==> flow/design.v <==
`timescale 1ns / 1ps
module scr_search(clk,rst,start,R_fixed,angle1,adder,error,X,Y,done
    );
wire [13:0] R_LUT[255:0];
wire [13:0] tan_LUT[255:0];
wire [3:0] adder_LUT[255:0];
wire [13:0] sind_LUT[19:0];
assign sind_LUT[0]=14'b00000001001001;
assign sind_LUT[1]=14'b00000001010000;
assign sind_LUT[2]=14'b00000001011000;
assign sind_LUT[3]=14'b00000001011111;
assign sind_LUT[4]=14'b00000001100110;
assign sind_LUT[5]=14'b00000001101110;
assign sind_LUT[6]=14'b00000001110101;
assign sind_LUT[7]=14'b00000001111100;
assign sind_LUT[8]=14'b00000010000100;
assign sind_LUT[9]=14'b00000010001011;
assign sind_LUT[10]=14'b00000010010010;
assign sind_LUT[11]=14'b00000010011010;
assign sind_LUT[12]=14'b00000010100001;
assign sind_LUT[13]=14'b00000010101000;
assign sind_LUT[14]=14'b00000010110000;
assign sind_LUT[15]=14'b00000010110111;
assign sind_LUT[16]=14'b00000010111110;
assign sind_LUT[17]=14'b00000011000110;
assign sind_LUT[18]=14'b00000011001101;
assign sind_LUT[19]=14'b00000011010100;
assign R_LUT[0]=14'b000000000000000;
assign R_LUT[1]=14'b000000010000000;
assign R_LUT[2]=14'b000000100000000;
assign R_LUT[3]=14'b000000110000000;
assign R_LUT[4]=14'b000001000000000;
assign R_LUT[5]=14'b000001010000000;
assign R_LUT[6]=14'b000001100000000;
assign R_LUT[7]=14'b000001110000000;
assign R_LUT[8]=14'b000010000000000;
assign R_LUT[9]=14'b000010010000000;
assign R_LUT[10]=14'b00010100000000;
assign R_LUT[11]=14'b00010110000000;
assign R_LUT[12]=14'b00011000000000;
assign R_LUT[13]=14'b00011010000000;
assign R_LUT[14]=14'b00011100000000;
assign R_LUT[15]=14'b00011110000000;
assign R_LUT[16]=14'b00000010000000;
assign R_LUT[17]=14'b00000010110101;
assign R_LUT[18]=14'b00000100011110;
assign R_LUT[19]=14'b00000110010100;
assign R_LUT[20]=14'b00001000001111;
assign R_LUT[21]=14'b00001010001100;
assign R_LUT[22]=14'b00001100001010;
assign R_LUT[23]=14'b00001110001001;
assign R_LUT[24]=14'b00010000000111;
assign R_LUT[25]=14'b00010010000111;
assign R_LUT[26]=14'b00010100000110;
assign R_LUT[27]=14'b00010110000101;
assign R_LUT[28]=14'b00011000000101;
assign R_LUT[29]=14'b00011010000100;
assign R_LUT[30]=14'b00011100000100;
assign R_LUT[31]=14'b00011110000100;
assign R_LUT[32]=14'b00000100000000;
assign R_LUT[33]=14'b00000100011110;
assign R_LUT[34]=14'b00000101101010;
assign R_LUT[35]=14'b00000111001101;
assign R_LUT[36]=14'b00001000111100;
assign R_LUT[37]=14'b00001010110001;
assign R_LUT[38]=14'b00001100101001;
assign R_LUT[39]=14'b00001110100011;
assign R_LUT[40]=14'b00010000011111;
assign R_LUT[41]=14'b00010010011100;
assign R_LUT[42]=14'b00010100011001;
assign R_LUT[43]=14'b00010110010111;
assign R_LUT[44]=14'b00011000010101;
assign R_LUT[45]=14'b00011010010011;
assign R_LUT[46]=14'b00011100010010;
assign R_LUT[47]=14'b00011110010000;
assign R_LUT[48]=14'b00000110000000;
assign R_LUT[49]=14'b00000110010100;
assign R_LUT[50]=14'b00000111001101;
assign R_LUT[51]=14'b00001000011111;
assign R_LUT[52]=14'b00001010000000;
assign R_LUT[53]=14'b00001011101010;
assign R_LUT[54]=14'b00001101011010;
assign R_LUT[55]=14'b00001111001110;
assign R_LUT[56]=14'b00010001000101;
assign R_LUT[57]=14'b00010010111110;
assign R_LUT[58]=14'b00010100111000;
assign R_LUT[59]=14'b00010110110011;
assign R_LUT[60]=14'b00011000101111;
assign R_LUT[61]=14'b00011010101011;
assign R_LUT[62]=14'b00011100101000;
assign R_LUT[63]=14'b00011110100110;
assign R_LUT[64]=14'b00001000000000;
assign R_LUT[65]=14'b00001000001111;
assign R_LUT[66]=14'b00001000111100;
assign R_LUT[67]=14'b00001010000000;
assign R_LUT[68]=14'b00001011010100;
assign R_LUT[69]=14'b00001100110011;
assign R_LUT[70]=14'b00001110011011;
assign R_LUT[71]=14'b00010000000111;
assign R_LUT[72]=14'b00010001111000;
assign R_LUT[73]=14'b00010011101100;
assign R_LUT[74]=14'b00010101100010;
assign R_LUT[75]=14'b00010111011010;
assign R_LUT[76]=14'b00011001010011;
assign R_LUT[77]=14'b00011011001100;
assign R_LUT[78]=14'b00011101000111;
assign R_LUT[79]=14'b00011111000011;
assign R_LUT[80]=14'b00001010000000;
assign R_LUT[81]=14'b00001010001100;
assign R_LUT[82]=14'b00001010110001;
assign R_LUT[83]=14'b00001011101010;
assign R_LUT[84]=14'b00001100110011;
assign R_LUT[85]=14'b00001110001001;
assign R_LUT[86]=14'b00001111100111;
assign R_LUT[87]=14'b00010001001101;
assign R_LUT[88]=14'b00010010110111;
assign R_LUT[89]=14'b00010100100101;
assign R_LUT[90]=14'b00010110010111;
assign R_LUT[91]=14'b00011000001010;
assign R_LUT[92]=14'b00011010000000;
assign R_LUT[93]=14'b00011011110110;
assign R_LUT[94]=14'b00011101101110;
assign R_LUT[95]=14'b00011111100111;
assign R_LUT[96]=14'b00001100000000;
assign R_LUT[97]=14'b00001100001010;
assign R_LUT[98]=14'b00001100101001;
assign R_LUT[99]=14'b00001101011010;
assign R_LUT[100]=14'b00001110011011;
assign R_LUT[101]=14'b00001111100111;
assign R_LUT[102]=14'b00010000111110;
assign R_LUT[103]=14'b00010010011100;
assign R_LUT[104]=14'b00010100000000;
assign R_LUT[105]=14'b00010101101000;
assign R_LUT[106]=14'b00010111010100;
assign R_LUT[107]=14'b00011001000011;
assign R_LUT[108]=14'b00011010110101;
assign R_LUT[109]=14'b00011100101000;
assign R_LUT[110]=14'b00011110011101;
assign R_LUT[111]=14'b00100000010011;
assign R_LUT[112]=14'b00001110000000;
assign R_LUT[113]=14'b00001110001001;
assign R_LUT[114]=14'b00001110100011;
assign R_LUT[115]=14'b00001111001110;
assign R_LUT[116]=14'b00010000000111;
assign R_LUT[117]=14'b00010001001101;
assign R_LUT[118]=14'b00010010011100;
assign R_LUT[119]=14'b00010011110011;
assign R_LUT[120]=14'b00010101010000;
assign R_LUT[121]=14'b00010110110011;
assign R_LUT[122]=14'b00011000011010;
assign R_LUT[123]=14'b00011010000100;
assign R_LUT[124]=14'b00011011110010;
assign R_LUT[125]=14'b00011101100001;
assign R_LUT[126]=14'b00011111010011;
assign R_LUT[127]=14'b00100001000110;
assign R_LUT[128]=14'b00010000000000;
assign R_LUT[129]=14'b00010000000111;
assign R_LUT[130]=14'b00010000011111;
assign R_LUT[131]=14'b00010001000101;
assign R_LUT[132]=14'b00010001111000;
assign R_LUT[133]=14'b00010010110111;
assign R_LUT[134]=14'b00010100000000;
assign R_LUT[135]=14'b00010101010000;
assign R_LUT[136]=14'b00010110101000;
assign R_LUT[137]=14'b00011000000101;
assign R_LUT[138]=14'b00011001100111;
assign R_LUT[139]=14'b00011011001100;
assign R_LUT[140]=14'b00011100110110;
assign R_LUT[141]=14'b00011110100001;
assign R_LUT[142]=14'b00100000001111;
assign R_LUT[143]=14'b00100010000000;
assign R_LUT[144]=14'b00010010000000;
assign R_LUT[145]=14'b00010010000111;
assign R_LUT[146]=14'b00010010011100;
assign R_LUT[147]=14'b00010010111110;
assign R_LUT[148]=14'b00010011101100;
assign R_LUT[149]=14'b00010100100101;
assign R_LUT[150]=14'b00010101101000;
assign R_LUT[151]=14'b00010110110011;
assign R_LUT[152]=14'b00011000000101;
assign R_LUT[153]=14'b00011001011101;
assign R_LUT[154]=14'b00011010111010;
assign R_LUT[155]=14'b00011100011011;
assign R_LUT[156]=14'b00011110000000;
assign R_LUT[157]=14'b00011111100111;
assign R_LUT[158]=14'b00100001010010;
assign R_LUT[159]=14'b00100010111111;
assign R_LUT[160]=14'b00010100000000;
assign R_LUT[161]=14'b00010100000110;
assign R_LUT[162]=14'b00010100011001;
assign R_LUT[163]=14'b00010100111000;
assign R_LUT[164]=14'b00010101100010;
assign R_LUT[165]=14'b00010110010111;
assign R_LUT[166]=14'b00010111010100;
assign R_LUT[167]=14'b00011000011010;
assign R_LUT[168]=14'b00011001100111;
assign R_LUT[169]=14'b00011010111010;
assign R_LUT[170]=14'b00011100010010;
assign R_LUT[171]=14'b00011101101110;
assign R_LUT[172]=14'b00011111001111;
assign R_LUT[173]=14'b00100000110011;
assign R_LUT[174]=14'b00100010011010;
assign R_LUT[175]=14'b00100100000011;
assign R_LUT[176]=14'b00010110000000;
assign R_LUT[177]=14'b00010110000101;
assign R_LUT[178]=14'b00010110010111;
assign R_LUT[179]=14'b00010110110011;
assign R_LUT[180]=14'b00010111011010;
assign R_LUT[181]=14'b00011000001010;
assign R_LUT[182]=14'b00011001000011;
assign R_LUT[183]=14'b00011010000100;
assign R_LUT[184]=14'b00011011001100;
assign R_LUT[185]=14'b00011100011011;
assign R_LUT[186]=14'b00011101101110;
assign R_LUT[187]=14'b00011111000111;
assign R_LUT[188]=14'b00100000100011;
assign R_LUT[189]=14'b00100010000011;
assign R_LUT[190]=14'b00100011100110;
assign R_LUT[191]=14'b00100101001100;
assign R_LUT[192]=14'b00011000000000;
assign R_LUT[193]=14'b00011000000101;
assign R_LUT[194]=14'b00011000010101;
assign R_LUT[195]=14'b00011000101111;
assign R_LUT[196]=14'b00011001010011;
assign R_LUT[197]=14'b00011010000000;
assign R_LUT[198]=14'b00011010110101;
assign R_LUT[199]=14'b00011011110010;
assign R_LUT[200]=14'b00011100110110;
assign R_LUT[201]=14'b00011110000000;
assign R_LUT[202]=14'b00011111001111;
assign R_LUT[203]=14'b00100000100011;
assign R_LUT[204]=14'b00100001111100;
assign R_LUT[205]=14'b00100011011000;
assign R_LUT[206]=14'b00100100111000;
assign R_LUT[207]=14'b00100110011010;
assign R_LUT[208]=14'b00011010000000;
assign R_LUT[209]=14'b00011010000100;
assign R_LUT[210]=14'b00011010010011;
assign R_LUT[211]=14'b00011010101011;
assign R_LUT[212]=14'b00011011001100;
assign R_LUT[213]=14'b00011011110110;
assign R_LUT[214]=14'b00011100101000;
assign R_LUT[215]=14'b00011101100001;
assign R_LUT[216]=14'b00011110100001;
assign R_LUT[217]=14'b00011111100111;
assign R_LUT[218]=14'b00100000110011;
assign R_LUT[219]=14'b00100010000011;
assign R_LUT[220]=14'b00100011011000;
assign R_LUT[221]=14'b00100100110001;
assign R_LUT[222]=14'b00100110001101;
assign R_LUT[223]=14'b00100111101100;
assign R_LUT[224]=14'b00011100000000;
assign R_LUT[225]=14'b00011100000100;
assign R_LUT[226]=14'b00011100010010;
assign R_LUT[227]=14'b00011100101000;
assign R_LUT[228]=14'b00011101000111;
assign R_LUT[229]=14'b00011101101110;
assign R_LUT[230]=14'b00011110011101;
assign R_LUT[231]=14'b00011111010011;
assign R_LUT[232]=14'b00100000001111;
assign R_LUT[233]=14'b00100001010010;
assign R_LUT[234]=14'b00100010011010;
assign R_LUT[235]=14'b00100011100110;
assign R_LUT[236]=14'b00100100111000;
assign R_LUT[237]=14'b00100110001101;
assign R_LUT[238]=14'b00100111100110;
assign R_LUT[239]=14'b00101001000010;
assign R_LUT[240]=14'b00011110000000;
assign R_LUT[241]=14'b00011110000100;
assign R_LUT[242]=14'b00011110010000;
assign R_LUT[243]=14'b00011110100110;
assign R_LUT[244]=14'b00011111000011;
assign R_LUT[245]=14'b00011111100111;
assign R_LUT[246]=14'b00100000010011;
assign R_LUT[247]=14'b00100001000110;
assign R_LUT[248]=14'b00100010000000;
assign R_LUT[249]=14'b00100010111111;
assign R_LUT[250]=14'b00100100000011;
assign R_LUT[251]=14'b00100101001100;
assign R_LUT[252]=14'b00100110011010;
assign R_LUT[253]=14'b00100111101100;
assign R_LUT[254]=14'b00101001000010;
assign R_LUT[255]=14'b00101010011011;
assign adder_LUT[0]=4'b0010;
assign adder_LUT[1]=4'b0010;
assign adder_LUT[2]=4'b0011;
assign adder_LUT[3]=4'b0010;
assign adder_LUT[4]=4'b0011;
assign adder_LUT[5]=4'b0011;
assign adder_LUT[6]=4'b0100;
assign adder_LUT[7]=4'b0010;
assign adder_LUT[8]=4'b0011;
assign adder_LUT[9]=4'b0011;
assign adder_LUT[10]=4'b0100;
assign adder_LUT[11]=4'b0011;
assign adder_LUT[12]=4'b0100;
assign adder_LUT[13]=4'b0100;
assign adder_LUT[14]=4'b0101;
assign adder_LUT[15]=4'b0010;
assign adder_LUT[16]=4'b0010;
assign adder_LUT[17]=4'b0010;
assign adder_LUT[18]=4'b0011;
assign adder_LUT[19]=4'b0010;
assign adder_LUT[20]=4'b0011;
assign adder_LUT[21]=4'b0011;
assign adder_LUT[22]=4'b0100;
assign adder_LUT[23]=4'b0010;
assign adder_LUT[24]=4'b0011;
assign adder_LUT[25]=4'b0011;
assign adder_LUT[26]=4'b0100;
assign adder_LUT[27]=4'b011;
assign adder_LUT[28]=4'b0100;
assign adder_LUT[29]=4'b0100;
assign adder_LUT[30]=4'b0101;
assign adder_LUT[31]=4'b0010;
assign adder_LUT[32]=4'b0011;
assign adder_LUT[33]=4'b0011;
assign adder_LUT[34]=4'b0100;
assign adder_LUT[35]=4'b0011;
assign adder_LUT[36]=4'b0100;
assign adder_LUT[37]=4'b0100;
assign adder_LUT[38]=4'b0101;
assign adder_LUT[39]=4'b0011;
assign adder_LUT[40]=4'b0100;
assign adder_LUT[41]=4'b0100;
assign adder_LUT[42]=4'b0101;
assign adder_LUT[43]=4'b0100;
assign adder_LUT[44]=4'b0101;
assign adder_LUT[45]=4'b0101;
assign adder_LUT[46]=4'b0110;
assign adder_LUT[47]=4'b0011;
assign adder_LUT[48]=4'b0010;
assign adder_LUT[49]=4'b0010;
assign adder_LUT[50]=4'b0011;
assign adder_LUT[51]=4'b0010;
assign adder_LUT[52]=4'b0011;
assign adder_LUT[53]=4'b0011;
assign adder_LUT[54]=4'b0100;
assign adder_LUT[55]=4'b0010;
assign adder_LUT[56]=4'b0011;
assign adder_LUT[57]=4'b0011;
assign adder_LUT[58]=4'b0100;
assign adder_LUT[59]=4'b0011;
assign adder_LUT[60]=4'b0100;
assign adder_LUT[61]=4'b0100;
assign adder_LUT[62]=4'b0101;
assign adder_LUT[63]=4'b0010;
assign adder_LUT[64]=4'b0011;
assign adder_LUT[65]=4'b0011;
assign adder_LUT[66]=4'b0100;
assign adder_LUT[67]=4'b0011;
assign adder_LUT[68]=4'b0100;
assign adder_LUT[69]=4'b0100;
assign adder_LUT[70]=4'b0101;
assign adder_LUT[71]=4'b0011;
assign adder_LUT[72]=4'b0100;
assign adder_LUT[73]=4'b0100;
assign adder_LUT[74]=4'b0101;
assign adder_LUT[75]=4'b0100;
assign adder_LUT[76]=4'b0101;
assign adder_LUT[77]=4'b0101;
assign adder_LUT[78]=4'b0110;
assign adder_LUT[79]=4'b0011;
assign adder_LUT[80]=4'b0011;
assign adder_LUT[81]=4'b0011;
assign adder_LUT[82]=4'b0100;
assign adder_LUT[83]=4'b0011;
assign adder_LUT[84]=4'b0100;
assign adder_LUT[85]=4'b0100;
assign adder_LUT[86]=4'b0101;
assign adder_LUT[87]=4'b0011;
assign adder_LUT[88]=4'b0100;
assign adder_LUT[89]=4'b0100;
assign adder_LUT[90]=4'b0101;
assign adder_LUT[91]=4'b0100;
assign adder_LUT[92]=4'b0101;
assign adder_LUT[93]=4'b0101;
assign adder_LUT[94]=4'b0110;
assign adder_LUT[95]=4'b0011;
assign adder_LUT[96]=4'b0100;
assign adder_LUT[97]=4'b0100;
assign adder_LUT[98]=4'b0101;
assign adder_LUT[99]=4'b0100;
assign adder_LUT[100]=4'b0101;
assign adder_LUT[101]=4'b0101;
assign adder_LUT[102]=4'b0110;
assign adder_LUT[103]=4'b0100;
assign adder_LUT[104]=4'b0101;
assign adder_LUT[105]=4'b0101;
assign adder_LUT[106]=4'b0110;
assign adder_LUT[107]=4'b0101;
assign adder_LUT[108]=4'b0110;
assign adder_LUT[109]=4'b0110;
assign adder_LUT[110]=4'b0111;
assign adder_LUT[111]=4'b0100;
assign adder_LUT[112]=4'b0010;
assign adder_LUT[113]=4'b0010;
assign adder_LUT[114]=4'b0011;
assign adder_LUT[115]=4'b0010;
assign adder_LUT[116]=4'b0011;
assign adder_LUT[117]=4'b0011;
assign adder_LUT[118]=4'b0100;
assign adder_LUT[119]=4'b0010;
assign adder_LUT[120]=4'b0011;
assign adder_LUT[121]=4'b0011;
assign adder_LUT[122]=4'b0100;
assign adder_LUT[123]=4'b0011;
assign adder_LUT[124]=4'b0100;
assign adder_LUT[125]=4'b0100;
assign adder_LUT[126]=4'b0101;
assign adder_LUT[127]=4'b0010;
assign adder_LUT[128]=4'b0011;
assign adder_LUT[129]=4'b0011;
assign adder_LUT[130]=4'b0100;
assign adder_LUT[131]=4'b0011;
assign adder_LUT[132]=4'b0100;
assign adder_LUT[133]=4'b0100;
assign adder_LUT[134]=4'b0101;
assign adder_LUT[135]=4'b0011;
assign adder_LUT[136]=4'b0100;
assign adder_LUT[137]=4'b0100;
assign adder_LUT[138]=4'b0101;
assign adder_LUT[139]=4'b0100;
assign adder_LUT[140]=4'b0101;
assign adder_LUT[141]=4'b0101;
assign adder_LUT[142]=4'b0110;
assign adder_LUT[143]=4'b0011;
assign adder_LUT[144]=4'b0011;
assign adder_LUT[145]=4'b0011;
assign adder_LUT[146]=4'b0100;
assign adder_LUT[147]=4'b0011;
assign adder_LUT[148]=4'b0100;
assign adder_LUT[149]=4'b0100;
assign adder_LUT[150]=4'b0101;
assign adder_LUT[151]=4'b0011;
assign adder_LUT[152]=4'b0100;
assign adder_LUT[153]=4'b0100;
assign adder_LUT[154]=4'b0101;
assign adder_LUT[155]=4'b0100;
assign adder_LUT[156]=4'b0101;
assign adder_LUT[157]=4'b0101;
assign adder_LUT[158]=4'b0110;
assign adder_LUT[159]=4'b0011;
assign adder_LUT[160]=4'b0100;
assign adder_LUT[161]=4'b0100;
assign adder_LUT[162]=4'b0101;
assign adder_LUT[163]=4'b0100;
assign adder_LUT[164]=4'b0101;
assign adder_LUT[165]=4'b0101;
assign adder_LUT[166]=4'b0110;
assign adder_LUT[167]=4'b0100;
assign adder_LUT[168]=4'b0101;
assign adder_LUT[169]=4'b0101;
assign adder_LUT[170]=4'b0110;
assign adder_LUT[171]=4'b0101;
assign adder_LUT[172]=4'b0110;
assign adder_LUT[173]=4'b0110;
assign adder_LUT[174]=4'b0111;
assign adder_LUT[175]=4'b0100;
assign adder_LUT[176]=4'b0011;
assign adder_LUT[177]=4'b0011;
assign adder_LUT[178]=4'b0100;
assign adder_LUT[179]=4'b0011;
assign adder_LUT[180]=4'b0100;
assign adder_LUT[181]=4'b0100;
assign adder_LUT[182]=4'b0101;
assign adder_LUT[183]=4'b0011;
assign adder_LUT[184]=4'b0100;
assign adder_LUT[185]=4'b0100;
assign adder_LUT[186]=4'b0101;
assign adder_LUT[187]=4'b0100;
assign adder_LUT[188]=4'b0101;
assign adder_LUT[189]=4'b0101;
assign adder_LUT[190]=4'b0110;
assign adder_LUT[191]=4'b0011;
assign adder_LUT[192]=4'b0100;
assign adder_LUT[193]=4'b0100;
assign adder_LUT[194]=4'b0101;
assign adder_LUT[195]=4'b0100;
assign adder_LUT[196]=4'b0101;
assign adder_LUT[197]=4'b0101;
assign adder_LUT[198]=4'b0110;
assign adder_LUT[199]=4'b0100;
assign adder_LUT[200]=4'b0101;
assign adder_LUT[201]=4'b0101;
assign adder_LUT[202]=4'b0110;
assign adder_LUT[203]=4'b0101;
assign adder_LUT[204]=4'b0110;
assign adder_LUT[205]=4'b0110;
assign adder_LUT[206]=4'b0111;
assign adder_LUT[207]=4'b0100;
assign adder_LUT[208]=4'b0100;
assign adder_LUT[209]=4'b0100;
assign adder_LUT[210]=4'b0101;
assign adder_LUT[211]=4'b0100;
assign adder_LUT[212]=4'b0101;
assign adder_LUT[213]=4'b0101;
assign adder_LUT[214]=4'b0110;
assign adder_LUT[215]=4'b0100;
assign adder_LUT[216]=4'b0101;
assign adder_LUT[217]=4'b0101;
assign adder_LUT[218]=4'b0110;
assign adder_LUT[219]=4'b0101;
assign adder_LUT[220]=4'b0110;
assign adder_LUT[221]=4'b0110;
assign adder_LUT[222]=4'b0111;
assign adder_LUT[223]=4'b0100;
assign adder_LUT[224]=4'b0101;
assign adder_LUT[225]=4'b0101;
assign adder_LUT[226]=4'b0110;
assign adder_LUT[227]=4'b0101;
assign adder_LUT[228]=4'b0110;
assign adder_LUT[229]=4'b0110;
assign adder_LUT[230]=4'b0111;
assign adder_LUT[231]=4'b0101;
assign adder_LUT[232]=4'b0110;
assign adder_LUT[233]=4'b0110;
assign adder_LUT[234]=4'b0111;
assign adder_LUT[235]=4'b0110;
assign adder_LUT[236]=4'b0111;
assign adder_LUT[237]=4'b0111;
assign adder_LUT[238]=4'b1000;
assign adder_LUT[239]=4'b0101;
assign adder_LUT[240]=4'b0010;
assign adder_LUT[241]=4'b0010;
assign adder_LUT[242]=4'b00011;
assign adder_LUT[243]=4'b0010;
assign adder_LUT[244]=4'b0011;
assign adder_LUT[245]=4'b0011;
assign adder_LUT[246]=4'b0100;
assign adder_LUT[247]=4'b0010;
assign adder_LUT[248]=4'b0011;
assign adder_LUT[249]=4'b0011;
assign adder_LUT[250]=4'b0100;
assign adder_LUT[251]=4'b0011;
assign adder_LUT[252]=4'b0100;
assign adder_LUT[253]=4'b0100;
assign adder_LUT[254]=4'b0101;
assign adder_LUT[255]=4'b0010;
assign tan_LUT[0]=14'b10110100000000;
assign tan_LUT[1]=14'b10110100000000;
assign tan_LUT[2]=14'b10110100000000;
assign tan_LUT[3]=14'b10110100000000;
assign tan_LUT[4]=14'b10110100000000;
assign tan_LUT[5]=14'b10110100000000;
assign tan_LUT[6]=14'b10110100000000;
assign tan_LUT[7]=14'b10110100000000;
assign tan_LUT[8]=14'b10110100000000;
assign tan_LUT[9]=14'b10110100000000;
assign tan_LUT[10]=14'b10110100000000;
assign tan_LUT[11]=14'b10110100000000;
assign tan_LUT[12]=14'b10110100000000;
assign tan_LUT[13]=14'b10110100000000;
assign tan_LUT[14]=14'b10110100000000;
assign tan_LUT[15]=14'b10110100000000;
assign tan_LUT[16]=14'b00000000000000;
assign tan_LUT[17]=14'b01011010000000;
assign tan_LUT[18]=14'b01111110110111;
assign tan_LUT[19]=14'b10001111001000;
assign tan_LUT[20]=14'b10010111111011;
assign tan_LUT[21]=14'b10011101011000;
assign tan_LUT[22]=14'b10100001000100;
assign tan_LUT[23]=14'b10100011101111;
assign tan_LUT[24]=14'b10100101110000;
assign tan_LUT[25]=14'b10100111010100;
assign tan_LUT[26]=14'b10101000100101;
assign tan_LUT[27]=14'b10101001100111;
assign tan_LUT[28]=14'b10101010011110;
assign tan_LUT[29]=14'b10101011001100;
assign tan_LUT[30]=14'b10101011110101;
assign tan_LUT[31]=14'b10101100010111;
assign tan_LUT[32]=14'b00000000000000;
assign tan_LUT[33]=14'b00110101001000;
assign tan_LUT[34]=14'b01011010000000;
assign tan_LUT[35]=14'b01110000100111;
assign tan_LUT[36]=14'b01111110110111;
assign tan_LUT[37]=14'b10001000011001;
assign tan_LUT[38]=14'b10001111001000;
assign tan_LUT[39]=14'b10010100000110;
assign tan_LUT[40]=14'b10010111111011;
assign tan_LUT[41]=14'b10011010111100;
assign tan_LUT[42]=14'b10011101011000;
assign tan_LUT[43]=14'b10011111011000;
assign tan_LUT[44]=14'b10100001000100;
assign tan_LUT[45]=14'b10100010100000;
assign tan_LUT[46]=14'b10100011101111;
assign tan_LUT[47]=14'b10100100110011;
assign tan_LUT[48]=14'b00000000000000;
assign tan_LUT[49]=14'b00100100110111;
assign tan_LUT[50]=14'b01000011011000;
assign tan_LUT[51]=14'b01011010000000;
assign tan_LUT[52]=14'b01101010010000;
assign tan_LUT[53]=14'b01110110000100;
assign tan_LUT[54]=14'b01111110110111;
assign tan_LUT[55]=14'b10000101100110;
assign tan_LUT[56]=14'b10001010111000;
assign tan_LUT[57]=14'b10001111001000;
assign tan_LUT[58]=14'b10010010100110;
assign tan_LUT[59]=14'b10010101011111;
assign tan_LUT[60]=14'b10010111111011;
assign tan_LUT[61]=14'b10011010000000;
assign tan_LUT[62]=14'b10011011110011;
assign tan_LUT[63]=14'b10011101011000;
assign tan_LUT[64]=14'b00000000000000;
assign tan_LUT[65]=14'b00011100000100;
assign tan_LUT[66]=14'b00110101001000;
assign tan_LUT[67]=14'b01001001101111;
assign tan_LUT[68]=14'b01011010000000;
assign tan_LUT[69]=14'b01100110101011;
assign tan_LUT[70]=14'b01110000100111;
assign tan_LUT[71]=14'b01111000100000;
assign tan_LUT[72]=14'b01111110110111;
assign tan_LUT[73]=14'b10000100000100;
assign tan_LUT[74]=14'b10001000011001;
assign tan_LUT[75]=14'b10001100000010;
assign tan_LUT[76]=14'b10001111001000;
assign tan_LUT[77]=14'b10010001110010;
assign tan_LUT[78]=14'b10010100000110;
assign tan_LUT[79]=14'b10010110001000;
assign tan_LUT[80]=14'b00000000000000;
assign tan_LUT[81]=14'b00010110100111;
assign tan_LUT[82]=14'b00101011100110;
assign tan_LUT[83]=14'b00111101111011;
assign tan_LUT[84]=14'b01001101010100;
assign tan_LUT[85]=14'b01011010000000;
assign tan_LUT[86]=14'b01100100011000;
assign tan_LUT[87]=14'b01101100111011;
assign tan_LUT[88]=14'b01110011111111;
assign tan_LUT[89]=14'b01111001111001;
assign tan_LUT[90]=14'b01111110110111;
assign tan_LUT[91]=14'b10000011000111;
assign tan_LUT[92]=14'b10000110110000;
assign tan_LUT[93]=14'b10001001111011;
assign tan_LUT[94]=14'b10001100101100;
assign tan_LUT[95]=14'b10001111001000;
assign tan_LUT[96]=14'b00000000000000;
assign tan_LUT[97]=14'b00010010111011;
assign tan_LUT[98]=14'b00100100110111;
assign tan_LUT[99]=14'b00110101001000;
assign tan_LUT[100]=14'b01000011011000;
assign tan_LUT[101]=14'b01001111100111;
assign tan_LUT[102]=14'b01011010000000;
assign tan_LUT[103]=14'b01100010110011;
assign tan_LUT[104]=14'b01101010010000;
assign tan_LUT[105]=14'b01110000100111;
assign tan_LUT[106]=14'b01110110000100;
assign tan_LUT[107]=14'b01111010110001;
assign tan_LUT[108]=14'b01111110110111;
assign tan_LUT[109]=14'b10000010011100;
assign tan_LUT[110]=14'b10000101100110;
assign tan_LUT[111]=14'b10001000011001;
assign tan_LUT[112]=14'b00000000000000;
assign tan_LUT[113]=14'b00010000010000;
assign tan_LUT[114]=14'b00011111111001;
assign tan_LUT[115]=14'b00101110011001;
assign tan_LUT[116]=14'b00111011011111;
assign tan_LUT[117]=14'b01000111000100;
assign tan_LUT[118]=14'b01010001001100;
assign tan_LUT[119]=14'b01011010000000;
assign tan_LUT[120]=14'b01100001101000;
assign tan_LUT[121]=14'b01101000010000;
assign tan_LUT[122]=14'b01101110000001;
assign tan_LUT[123]=14'b01110011000011;
assign tan_LUT[124]=14'b01110111011111;
assign tan_LUT[125]=14'b01111011011001;
assign tan_LUT[126]=14'b01111110110111;
assign tan_LUT[127]=14'b10000001111101;
assign tan_LUT[128]=14'b00000000000000;
assign tan_LUT[129]=14'b00001110010000;
assign tan_LUT[130]=14'b00011100000100;
assign tan_LUT[131]=14'b00101001000111;
assign tan_LUT[132]=14'b00110101001000;
assign tan_LUT[133]=14'b01000000000000;
assign tan_LUT[134]=14'b01001001101111;
assign tan_LUT[135]=14'b01010010010111;
assign tan_LUT[136]=14'b01011010000000;
assign tan_LUT[137]=14'b01100000101110;
assign tan_LUT[138]=14'b01100110101011;
assign tan_LUT[139]=14'b01101011111100;
assign tan_LUT[140]=14'b01110000100111;
assign tan_LUT[141]=14'b01110100110010;
assign tan_LUT[142]=14'b01111000100000;
assign tan_LUT[143]=14'b01111011110110;
assign tan_LUT[144]=14'b00000000000000;
assign tan_LUT[145]=14'b00001100101011;
assign tan_LUT[146]=14'b00011001000011;
assign tan_LUT[147]=14'b00100100110111;
assign tan_LUT[148]=14'b00101111111011;
assign tan_LUT[149]=14'b00111010000110;
assign tan_LUT[150]=14'b01000011011000;
assign tan_LUT[151]=14'b01001011110000;
assign tan_LUT[152]=14'b01010011010001;
assign tan_LUT[153]=14'b01011010000000;
assign tan_LUT[154]=14'b01100000000001;
assign tan_LUT[155]=14'b01100101011010;
assign tan_LUT[156]=14'b01101010010000;
assign tan_LUT[157]=14'b01101110100111;
assign tan_LUT[158]=14'b01110010100001;
assign tan_LUT[159]=14'b01110110000100;
assign tan_LUT[160]=14'b00000000000000;
assign tan_LUT[161]=14'b00001011011010;
assign tan_LUT[162]=14'b00010110100111;
assign tan_LUT[163]=14'b00100001011001;
assign tan_LUT[164]=14'b00101011100110;
assign tan_LUT[165]=14'b00110101001000;
assign tan_LUT[166]=14'b00111101111011;
assign tan_LUT[167]=14'b01000101111110;
assign tan_LUT[168]=14'b01001101010100;
assign tan_LUT[169]=14'b01010011111110;
assign tan_LUT[170]=14'b01011010000000;
assign tan_LUT[171]=14'b01011111011100;
assign tan_LUT[172]=14'b01100100011000;
assign tan_LUT[173]=14'b01101000110111;
assign tan_LUT[174]=14'b01101100111011;
assign tan_LUT[175]=14'b01110000100111;
assign tan_LUT[176]=14'b00000000000000;
assign tan_LUT[177]=14'b00001010011000;
assign tan_LUT[178]=14'b00010100100111;
assign tan_LUT[179]=14'b00011110100000;
assign tan_LUT[180]=14'b00100111111101;
assign tan_LUT[181]=14'b00110000111000;
assign tan_LUT[182]=14'b00111001001110;
assign tan_LUT[183]=14'b01000000111100;
assign tan_LUT[184]=14'b01001000000011;
assign tan_LUT[185]=14'b01001110100101;
assign tan_LUT[186]=14'b01010100100011;
assign tan_LUT[187]=14'b01011010000000;
assign tan_LUT[188]=14'b01011110111110;
assign tan_LUT[189]=14'b01100011100001;
assign tan_LUT[190]=14'b01100111101011;
assign tan_LUT[191]=14'b01101011011111;
assign tan_LUT[192]=14'b00000000000000;
assign tan_LUT[193]=14'b00001001100001;
assign tan_LUT[194]=14'b00010010111011;
assign tan_LUT[195]=14'b00011100000100;
assign tan_LUT[196]=14'b00100100110111;
assign tan_LUT[197]=14'b00101101001111;
assign tan_LUT[198]=14'b00110101001000;
assign tan_LUT[199]=14'b00111100100000;
assign tan_LUT[200]=14'b01000011011000;
assign tan_LUT[201]=14'b01001001101111;
assign tan_LUT[202]=14'b01001111100111;
assign tan_LUT[203]=14'b01010101000001;
assign tan_LUT[204]=14'b01011010000000;
assign tan_LUT[205]=14'b01011110100101;
assign tan_LUT[206]=14'b01100010110011;
assign tan_LUT[207]=14'b01100110101011;
assign tan_LUT[208]=14'b00000000000000;
assign tan_LUT[209]=14'b00001000110011;
assign tan_LUT[210]=14'b00010001011111;
assign tan_LUT[211]=14'b00011001111111;
assign tan_LUT[212]=14'b00100010001101;
assign tan_LUT[213]=14'b00101010000100;
assign tan_LUT[214]=14'b00110001100011;
assign tan_LUT[215]=14'b00111000100110;
assign tan_LUT[216]=14'b00111111001101;
assign tan_LUT[217]=14'b01000101011000;
assign tan_LUT[218]=14'b01001011001000;
assign tan_LUT[219]=14'b01010000011110;
assign tan_LUT[220]=14'b01010101011010;
assign tan_LUT[221]=14'b01011010000000;
assign tan_LUT[222]=14'b01011110001111;
assign tan_LUT[223]=14'b01100010001010;
assign tan_LUT[224]=14'b00000000000000;
assign tan_LUT[225]=14'b00001000001010;
assign tan_LUT[226]=14'b00010000010000;
assign tan_LUT[227]=14'b00011000001100;
assign tan_LUT[228]=14'b00011111111001;
assign tan_LUT[229]=14'b00100111010011;
assign tan_LUT[230]=14'b00101110011001;
assign tan_LUT[231]=14'b00110101001000;
assign tan_LUT[232]=14'b00111011011111;
assign tan_LUT[233]=14'b01000001011110;
assign tan_LUT[234]=14'b01000111000100;
assign tan_LUT[235]=14'b01001100010100;
assign tan_LUT[236]=14'b01010001001100;
assign tan_LUT[237]=14'b01010101110000;
assign tan_LUT[238]=14'b01011010000000;
assign tan_LUT[239]=14'b01011101111100;
assign tan_LUT[240]=14'b00000000000000;
assign tan_LUT[241]=14'b00000111101000;
assign tan_LUT[242]=14'b00001111001100;
assign tan_LUT[243]=14'b00010110100111;
assign tan_LUT[244]=14'b00011101110111;
assign tan_LUT[245]=14'b00100100110111;
assign tan_LUT[246]=14'b00101011100110;
assign tan_LUT[247]=14'b00110010000010;
assign tan_LUT[248]=14'b00111000001001;
assign tan_LUT[249]=14'b00111101111011;
assign tan_LUT[250]=14'b01000011011000;
assign tan_LUT[251]=14'b01001000100000;
assign tan_LUT[252]=14'b01001101010100;
assign tan_LUT[253]=14'b01010001110101;
assign tan_LUT[254]=14'b01010110000011;
assign tan_LUT[255]=14'b01011010000000;
input clk;
input rst;
input start;
input [13:0] R_fixed ;
input [13:0] angle1;
input [3:0] adder;
input [4:0] error;
output [3:0] X;
output [3:0] Y;
output done;
reg [13:0] data_outR; 
reg [13:0] data_outtan; 
reg [3:0] data_outadder; 
reg [7:0] count;
reg [9:0] globalcount;
reg [13:0] temp;
reg [3:0] X;
reg [3:0] Y;
reg [13:0] temp_tan;
reg busy;
reg done;
always@(posedge clk)
begin
	if(rst)
	begin
		busy = 1'b0;
		done = 1'b0;
	end
	else if(!busy)
	begin
		if(start)
		begin
			busy = 1'b1;
			done = 1'b0;
			count = 8'b00000000;
			globalcount = 10'b0000000000;
			temp_tan = 14'b11111111111111;
			X = 4'b0000;
			Y = 4'b0000;
		end
	end
	else if(globalcount < 764)
	begin
	globalcount=globalcount+1;
	if(globalcount==1 || globalcount==4 || globalcount==7 || globalcount==10 || globalcount==13 || globalcount==16 || globalcount==19 || globalcount==22 || globalcount==25 || globalcount==28 || globalcount==31 || globalcount==34 || globalcount==37 || globalcount==40 || globalcount==43 || globalcount==46 || globalcount==49 || globalcount==52 || globalcount==55 || globalcount==58 || globalcount==61 || globalcount==64 || globalcount==67 || globalcount==70 || globalcount==73 || globalcount==76 || globalcount==79 || globalcount==82 || globalcount==85 || globalcount==88 || globalcount==91 || globalcount==94 || globalcount==97 ||globalcount==100 || globalcount==103 || globalcount==106 || globalcount==109 || globalcount==112 || globalcount==115 || globalcount==118 || globalcount==121 || globalcount==124 || globalcount==127 || globalcount==130 || globalcount==133 || globalcount==136 || globalcount==139 || globalcount==142 || globalcount==145 || globalcount==148 || globalcount==151 || globalcount==154 || globalcount==157 || globalcount==160 || globalcount==163 || globalcount==166 || globalcount==169 || globalcount==172 || globalcount==175 || globalcount==178 || globalcount==181 || globalcount==184 || globalcount==187 || globalcount==190 || globalcount==193 || globalcount==196 || globalcount==199 || globalcount==202 || globalcount==205 || globalcount==208 || globalcount==211 || globalcount==214 || globalcount==217 || globalcount==220 || globalcount==223 || globalcount==226 || globalcount==229 || globalcount==232 || globalcount==235 || globalcount==238 || globalcount==241 || globalcount==244 || globalcount==247 || globalcount==250 || globalcount==253 || globalcount==256 || globalcount==259 || globalcount==262 || globalcount==265 || globalcount==268 || globalcount==271 || globalcount==274 || globalcount==277 || globalcount==280 || globalcount==283 || globalcount==286 || globalcount==289 || globalcount==292 || globalcount==295 || globalcount==298 || globalcount==301 || globalcount==304 || globalcount==307 || globalcount==310 || globalcount==313 || globalcount==316 || globalcount==319 || globalcount==322 || globalcount==325 || globalcount==328 || globalcount==331 || globalcount==334 || globalcount==337 || globalcount==340 || globalcount==343 || globalcount==346 || globalcount==349 || globalcount==352 || globalcount==355 || globalcount==358 || globalcount==361 || globalcount==364 || globalcount==367 || globalcount==370 || globalcount==373 || globalcount==376 || globalcount==379 || globalcount==382 || globalcount==385 || globalcount==388 || globalcount==391 || globalcount==394 || globalcount==397 || globalcount==400 || globalcount==403 || globalcount==406 || globalcount==409 || globalcount==412 || globalcount==415 || globalcount==418 || globalcount==421 || globalcount==424 || globalcount==427 || globalcount==430 || globalcount==433 || globalcount==436 || globalcount==439 || globalcount==442 || globalcount==445 || globalcount==448 || globalcount==451 || globalcount==454 || globalcount==457 || globalcount==460 || globalcount==463 ||globalcount==466 || globalcount==469 || globalcount==472 || globalcount==475 || globalcount==478 || globalcount==481 || globalcount==484 || globalcount==487 || globalcount==490 || globalcount==493 || globalcount==496 || globalcount==499 || globalcount==502 || globalcount==505 || globalcount==508 || globalcount==511 || globalcount==514 || globalcount==517 || globalcount==520 || globalcount==523 || globalcount==526 || globalcount==529 || globalcount==532 || globalcount==535 || globalcount==538 || globalcount==541 || globalcount==544 || globalcount==547 || globalcount==550 || globalcount==553 || globalcount==556 || globalcount==559 || globalcount==562 || globalcount==565 || globalcount==568 || globalcount==571 || globalcount==574 || globalcount==577 || globalcount==580 || globalcount==583 || globalcount==586 || globalcount==589 || globalcount==592 || globalcount==595 || globalcount==598 || globalcount==601 || globalcount==604 || globalcount==607 || globalcount==610 || globalcount==613 || globalcount==616 || globalcount==619 || globalcount==622 || globalcount==625 || globalcount==628 || globalcount==631 || globalcount==634 || globalcount==637 || globalcount==640 || globalcount==643 || globalcount==646 || globalcount==649 || globalcount==652 || globalcount==655 || globalcount==658 || globalcount==661 || globalcount==664 || globalcount==667 || globalcount==670 || globalcount==673 || globalcount==676 || globalcount==679 || globalcount==682 || globalcount==685 || globalcount==688 || globalcount==691 || globalcount==694 || globalcount==697 || globalcount==700 || globalcount==703 || globalcount==706 || globalcount==709 || globalcount==712 || globalcount==715 || globalcount==718 || globalcount==721 || globalcount==724 || globalcount==727 || globalcount==730 ||globalcount==733 ||globalcount==736 || globalcount==739 || globalcount==742 || globalcount==745 || globalcount==748 || globalcount==751 || globalcount==754 || globalcount==757 || globalcount==760 || globalcount==763) 
	begin
		count = count + 8'b00000001;
		data_outR = R_LUT[count];
		data_outadder = adder_LUT[count];
		data_outtan = tan_LUT[count];
		temp=(data_outtan>angle1)?(data_outtan-angle1):(angle1-data_outtan);
		if(data_outR < R_fixed  && data_outadder < adder && (temp)< sind_LUT[error])
		begin
			if ( temp < temp_tan  ) 
			begin
				  temp_tan=temp;
				  X[3:0] = count[7:4];
				  Y[3:0] = count[3:0];
			end
			end	
		end
	end
	else
	begin
		busy = 1'b0;
		done = 1'b1;
	end
end
endmodule
* Reports on scr_search
What the tools print for scr_search, step after step.
Line numbers count from 1 in the design file above.
Operators: Yosys type, input widths -> output width; for muxes data width and select width s.
The mark - stands for no value.
- Top :: scr_search
- Clock input :: clk
- Standard-cell library :: sky130hd
- Timing corner :: tt_025C_1v80

* After elaboration
Counts by Yosys on the flattened word-level netlist (proc, flatten, opt, wreduce; memories kept). Register bits leave out memories and registers merged into their read ports (data or address). Print and check cells are left out. Cells with the same type and inputs are merged into one.
- Output and inout port bits :: 9
- Bits in registers :: 42
- $lt $le $gt $ge :: 6
- Reductions and logical operators :: 412
- Bitwise logic cells :: 1
- $add $sub $neg :: 4
- Muxes and demuxes :: 51
- Equality and inequality tests :: 534
** Operators by type and width (number)
- $pmux 14 s145 :: 1
- $pmux 14 s120 :: 1
- $eq 8x8->1 const B :: 128
- $eq 10x9->1 const B :: 86
- $eq 10x10->1 const B :: 84
- $eq 8x7->1 const B :: 64
- $eq 10x8->1 const B :: 42
- $pmux 14 s20 :: 1
- $mux 14 :: 19
- $eq 8x6->1 const B :: 32
- $logic_or 1x1->1 :: 254
- $eq 10x7->1 const B :: 22
- $reduce_or 2->1 :: 106
- $eq 8x5->1 const B :: 16
- $eq 10x6->1 const B :: 10
- $reduce_or 76->1 :: 1
- $eq 8x4->1 const B :: 8
- $eq 10x5->1 const B :: 6
- $reduce_or 60->1 :: 1
- $mux 4 :: 15
- $reduce_or 58->1 :: 1
- $reduce_or 4->1 :: 14
- $lt 14x14->1 :: 3
- $reduce_or 3->1 :: 14
- $eq 5x4->1 const B :: 8
- $eq 8x3->1 const B :: 4
- $mux 8 :: 4
- $reduce_or 15->1 :: 2
Other operator kinds: 35; their cells: 61.

* Logic depth
Longest topological path by Yosys (ltp), each cell counted once; first at word level (registers and memories cut), then after technology mapping (sequential cells cut; the memories' decode and read muxes count).
- Word-level depth :: 268
- ABC_AREA :: 0
- Depth in mapped cells :: 38
- Gate-level depth less buffers :: 34

* Mapped cells and area
Source: synth_stat.txt of the flow (Yosys; design flattened, memories mapped). It holds for the ABC_AREA given above (unset counts as 0); a run with the other value may have another netlist.
** Cells by type
- sky130_fd_sc_hd__edfxtp_1 :: number 40, total area 1.2E+03 um^2
- sky130_fd_sc_hd__ha_1 :: number 71, total area 888.352 um^2
- sky130_fd_sc_hd__a21oi_1 :: number 135, total area 675.648 um^2
- sky130_fd_sc_hd__nor2_1 :: number 161, total area 604.33 um^2
- sky130_fd_sc_hd__nand2_1 :: number 159, total area 596.822 um^2
- sky130_fd_sc_hd__o21ai_0 :: number 102, total area 510.49 um^2
- sky130_fd_sc_hd__nand3_1 :: number 76, total area 380.365 um^2
- sky130_fd_sc_hd__clkbuf_1 :: number 96, total area 360.346 um^2
- sky130_fd_sc_hd__nor4_1 :: number 57, total area 356.592 um^2
- sky130_fd_sc_hd__o22ai_1 :: number 53, total area 331.568 um^2
- sky130_fd_sc_hd__nor3_1 :: number 65, total area 325.312 um^2
- sky130_fd_sc_hd__nand4_1 :: number 46, total area 287.776 um^2
- sky130_fd_sc_hd__a22oi_1 :: number 37, total area 277.766 um^2
- sky130_fd_sc_hd__o221ai_1 :: number 30, total area 262.752 um^2
- sky130_fd_sc_hd__inv_1 :: number 69, total area 258.998 um^2
- sky130_fd_sc_hd__buf_2 :: number 48, total area 240.23 um^2
- sky130_fd_sc_hd__a221oi_1 :: number 27, total area 236.477 um^2
- sky130_fd_sc_hd__xnor2_1 :: number 23, total area 201.443 um^2
Not listed: further types 82, cells in them 497.
- Cell area after synthesis :: 11971.5 um^2
- Cell count :: 1792
- Flip-flops :: 42
- Area of sequential cells :: 1241.2 um^2

* Path before layout
Source: OpenSTA report_checks on the synthesized netlist (no wires, ideal clock, input and output delay 20% of the period each), path of least setup slack; recovery checks are left aside. Register names are those of the netlist, which keeps one name where synthesis merged equal registers.
- Path kind :: register -> register
- Start point :: reg count[0]
- End point :: reg X[0]
- Buffers on the path :: 6
- Delay of the path :: 9487 ps
- Stages on the path :: 34
- Setup time :: 435 ps
- Path slack :: 2513 ps
- Data arrival time :: 9052 ps
- Period :: 12000 ps
- Period reached after synthesis :: 9487 ps
"delay of the path" is the arrival time less input delay plus setup time.
"stages on the path" counts driving pins, that of a launching flip-flop among them; a cell with two outputs on the path counts twice.
"period reached after synthesis" = period - worst setup slack (recovery checks aside). The figure is calculated, with input and output delays left at 20% of the set period.
The rows between start and end are the longest chain of elaborated cells between them; the timing report does not say that the signal goes this way. Where chains are equally long, one stands for them.
Each line given opens the expression or statement behind the cell; cells for indexed reads and writes are added by Yosys, which also makes memories of some case tables.
The path ends at the enable pin of a flip-flop; only ways to that pin are counted.
- Cell sequence :: sky130_fd_sc_hd__edfxtp_1 sky130_fd_sc_hd__ha_1 sky130_fd_sc_hd__buf_2 sky130_fd_sc_hd__nand3_1 sky130_fd_sc_hd__xor2_1 sky130_fd_sc_hd__buf_2 sky130_fd_sc_hd__a21oi_1 sky130_fd_sc_hd__buf_2 sky130_fd_sc_hd__a22oi_1 sky130_fd_sc_hd__o21ai_0 sky130_fd_sc_hd__or4_1 sky130_fd_sc_hd__or4b_1 sky130_fd_sc_hd__nor4_2 sky130_fd_sc_hd__inv_1 sky130_fd_sc_hd__ha_1 sky130_fd_sc_hd__buf_2 sky130_fd_sc_hd__a21o_1 sky130_fd_sc_hd__a21o_1 sky130_fd_sc_hd__a221o_1 sky130_fd_sc_hd__a41oi_2 sky130_fd_sc_hd__buf_2 sky130_fd_sc_hd__buf_1 sky130_fd_sc_hd__mux2_2 sky130_fd_sc_hd__ha_1 sky130_fd_sc_hd__a21boi_0 sky130_fd_sc_hd__o21a_1 sky130_fd_sc_hd__o21a_1 sky130_fd_sc_hd__o21ai_0 sky130_fd_sc_hd__nand2b_1 sky130_fd_sc_hd__a21oi_1 sky130_fd_sc_hd__o21a_1 sky130_fd_sc_hd__o211ai_1 sky130_fd_sc_hd__or4_1 sky130_fd_sc_hd__a211oi_1
- Length of the longest elaborated chain :: 14
- Elaborated cells on any way between the ends :: 434
** RTL lines, path after synthesis
- start, declared :: RTL line 809 : reg [7:0] count;
- start, assigned :: RTL line 830 : count = 8'b00000000;
- start, assigned :: RTL line 842 : count = count + 8'b00000001;
- $add 8x1->8 :: RTL line 842
- $eq 8x8->1 :: RTL line 845 : data_outtan = tan_LUT[count];
- $reduce_or 15->1
- $pmux 14 s145 :: RTL line 845
- $mux 14 :: RTL line 840 : if(globalcount==1 || globalcount==4 || globalcount==7 || globalcount==10 || globalcount==13 || globalcount==16 ...
- $mux 14 :: RTL line 837 : else if(globalcount < 764)
- $mux 14 :: RTL line 824 : else if(!busy)
- $mux 14 :: RTL line 819 : if(rst)
- $sub 14x14->14 :: RTL line 846 : temp=(data_outtan>angle1)?(data_outtan-angle1):(angle1-data_outtan);
- $mux 14 :: RTL line 846
- $lt 14x14->1 :: RTL line 847 : if(data_outR < R_fixed && data_outadder < adder && (temp)< sind_LUT[error])
- $logic_and 1x1->1 :: RTL line 847
- $ne 2x1->1
- $reduce_and 6->1
- end, assigned :: RTL line 833 : X = 4'b0000;
- end, assigned :: RTL line 852 : X[3:0] = count[7:4];
- end, declared :: RTL line 803 : output [3:0] X;

* Timing after layout
From the final timing report of record 2: the path of least setup slack in the routed layout; clock arrival at registers is part of the times.
The report prints the path's times to 10 ps; the period is as set.
- Path kind :: register -> register
- Start point :: reg count[1]
- End point :: reg temp_tan[4]
- Setup time :: 290 ps
- Buffers on the path :: 9
- Path slack :: 10 ps
- Stages on the path :: 36
- Data arrival time :: 11090 ps
- Period :: 11100 ps
The rows between start and end are the longest chain of elaborated cells between them; the timing report does not say that the signal goes this way. Where chains are equally long, one stands for them.
The path ends at the enable pin of a flip-flop; only ways to that pin are counted.
- Cell sequence :: sky130_fd_sc_hd__edfxtp_1 sky130_fd_sc_hd__buf_2 sky130_fd_sc_hd__a21bo_2 sky130_fd_sc_hd__buf_2 sky130_fd_sc_hd__a32oi_2 sky130_fd_sc_hd__nor2b_1 sky130_fd_sc_hd__clkbuf_1 sky130_fd_sc_hd__buf_6 sky130_fd_sc_hd__clkbuf_1 sky130_fd_sc_hd__a31oi_1 sky130_fd_sc_hd__nor2_1 sky130_fd_sc_hd__nor2_1 sky130_fd_sc_hd__o2111ai_1 sky130_fd_sc_hd__nor4_2 sky130_fd_sc_hd__inv_1 sky130_fd_sc_hd__ha_1 sky130_fd_sc_hd__buf_2 sky130_fd_sc_hd__a21o_1 sky130_fd_sc_hd__a21o_1 sky130_fd_sc_hd__a221o_1 sky130_fd_sc_hd__a41oi_4 sky130_fd_sc_hd__buf_2 sky130_fd_sc_hd__buf_1 sky130_fd_sc_hd__a211o_1 sky130_fd_sc_hd__a31oi_1 sky130_fd_sc_hd__xnor2_2 sky130_fd_sc_hd__ha_1 sky130_fd_sc_hd__a22oi_1 sky130_fd_sc_hd__nand3_1 sky130_fd_sc_hd__a21oi_1 sky130_fd_sc_hd__o21ai_0 sky130_fd_sc_hd__nor4_1 sky130_fd_sc_hd__o211ai_1 sky130_fd_sc_hd__or4_1 sky130_fd_sc_hd__a211oi_4 sky130_fd_sc_hd__buf_4
- Length of the longest elaborated chain :: 14
- Elaborated cells on any way between the ends :: 434
** RTL lines, path post-layout
- start, declared :: RTL line 809 : reg [7:0] count;
- start, assigned :: RTL line 830 : count = 8'b00000000;
- start, assigned :: RTL line 842 : count = count + 8'b00000001;
- $add 8x1->8 :: RTL line 842
- $eq 8x8->1 :: RTL line 845 : data_outtan = tan_LUT[count];
- $reduce_or 15->1
- $pmux 14 s145 :: RTL line 845
- $mux 14 :: RTL line 840 : if(globalcount==1 || globalcount==4 || globalcount==7 || globalcount==10 || globalcount==13 || globalcount==16 ...
- $mux 14 :: RTL line 837 : else if(globalcount < 764)
- $mux 14 :: RTL line 824 : else if(!busy)
- $mux 14 :: RTL line 819 : if(rst)
- $sub 14x14->14 :: RTL line 846 : temp=(data_outtan>angle1)?(data_outtan-angle1):(angle1-data_outtan);
- $mux 14 :: RTL line 846
- $lt 14x14->1 :: RTL line 847 : if(data_outR < R_fixed && data_outadder < adder && (temp)< sind_LUT[error])
- $logic_and 1x1->1 :: RTL line 847
- $ne 2x1->1
- $reduce_and 6->1
- end, assigned :: RTL line 832 : temp_tan = 14'b11111111111111;
- end, assigned :: RTL line 851 : temp_tan=temp;
- end, declared :: RTL line 814 : reg [13:0] temp_tan;

Appendix: measured runs

Stored flow runs of scr_search (2 of them; Yosys, OpenROAD, sky130hd). They differ in their settings and are not a sequence. Constraints: input delay and output delay 20% of the set period each, output load 0.01 pF.
"clock period reached" means the clock period less the worst setup slack. The figure is calculated, with input and output delays left at 20% of the set period.
"total power of the final layout" rests on the timing tool's default activity at the inputs, not on a simulated workload.

** Record 1
- Settings :: CAP_MARGIN=35; CORE_ASPECT_RATIO=0.62; CORE_UTILIZATION=25; CTS_CLUSTER_DIAMETER=113; GPL_ROUTABILITY_DRIVEN=0; GPL_TIMING_DRIVEN=0; MIN_ROUTING_LAYER=met2; PLACE_DENSITY=0.45; SLEW_MARGIN=25; TNS_END_PERCENT=15; period_ns=11.1; CORE_MARGIN=2
- Outcome :: not finished: routing ended with error GRT-0116

** Record 2
- Settings :: CORE_ASPECT_RATIO=0.62; CORE_UTILIZATION=25; GPL_TIMING_DRIVEN=0; PLACE_DENSITY=0.45; SLEW_MARGIN=5; TNS_END_PERCENT=15; period_ns=11.1; CAP_MARGIN=20; CORE_MARGIN=2
- Cell area after synthesis :: 11,971.5 um^2
- Total power of the final layout :: 2.148 mW
- Clock period reached :: 11,087 ps
- Overall die area :: 49,702.1 um^2
- Smallest setup slack :: 13 ps
- Final utilization :: 29.6%
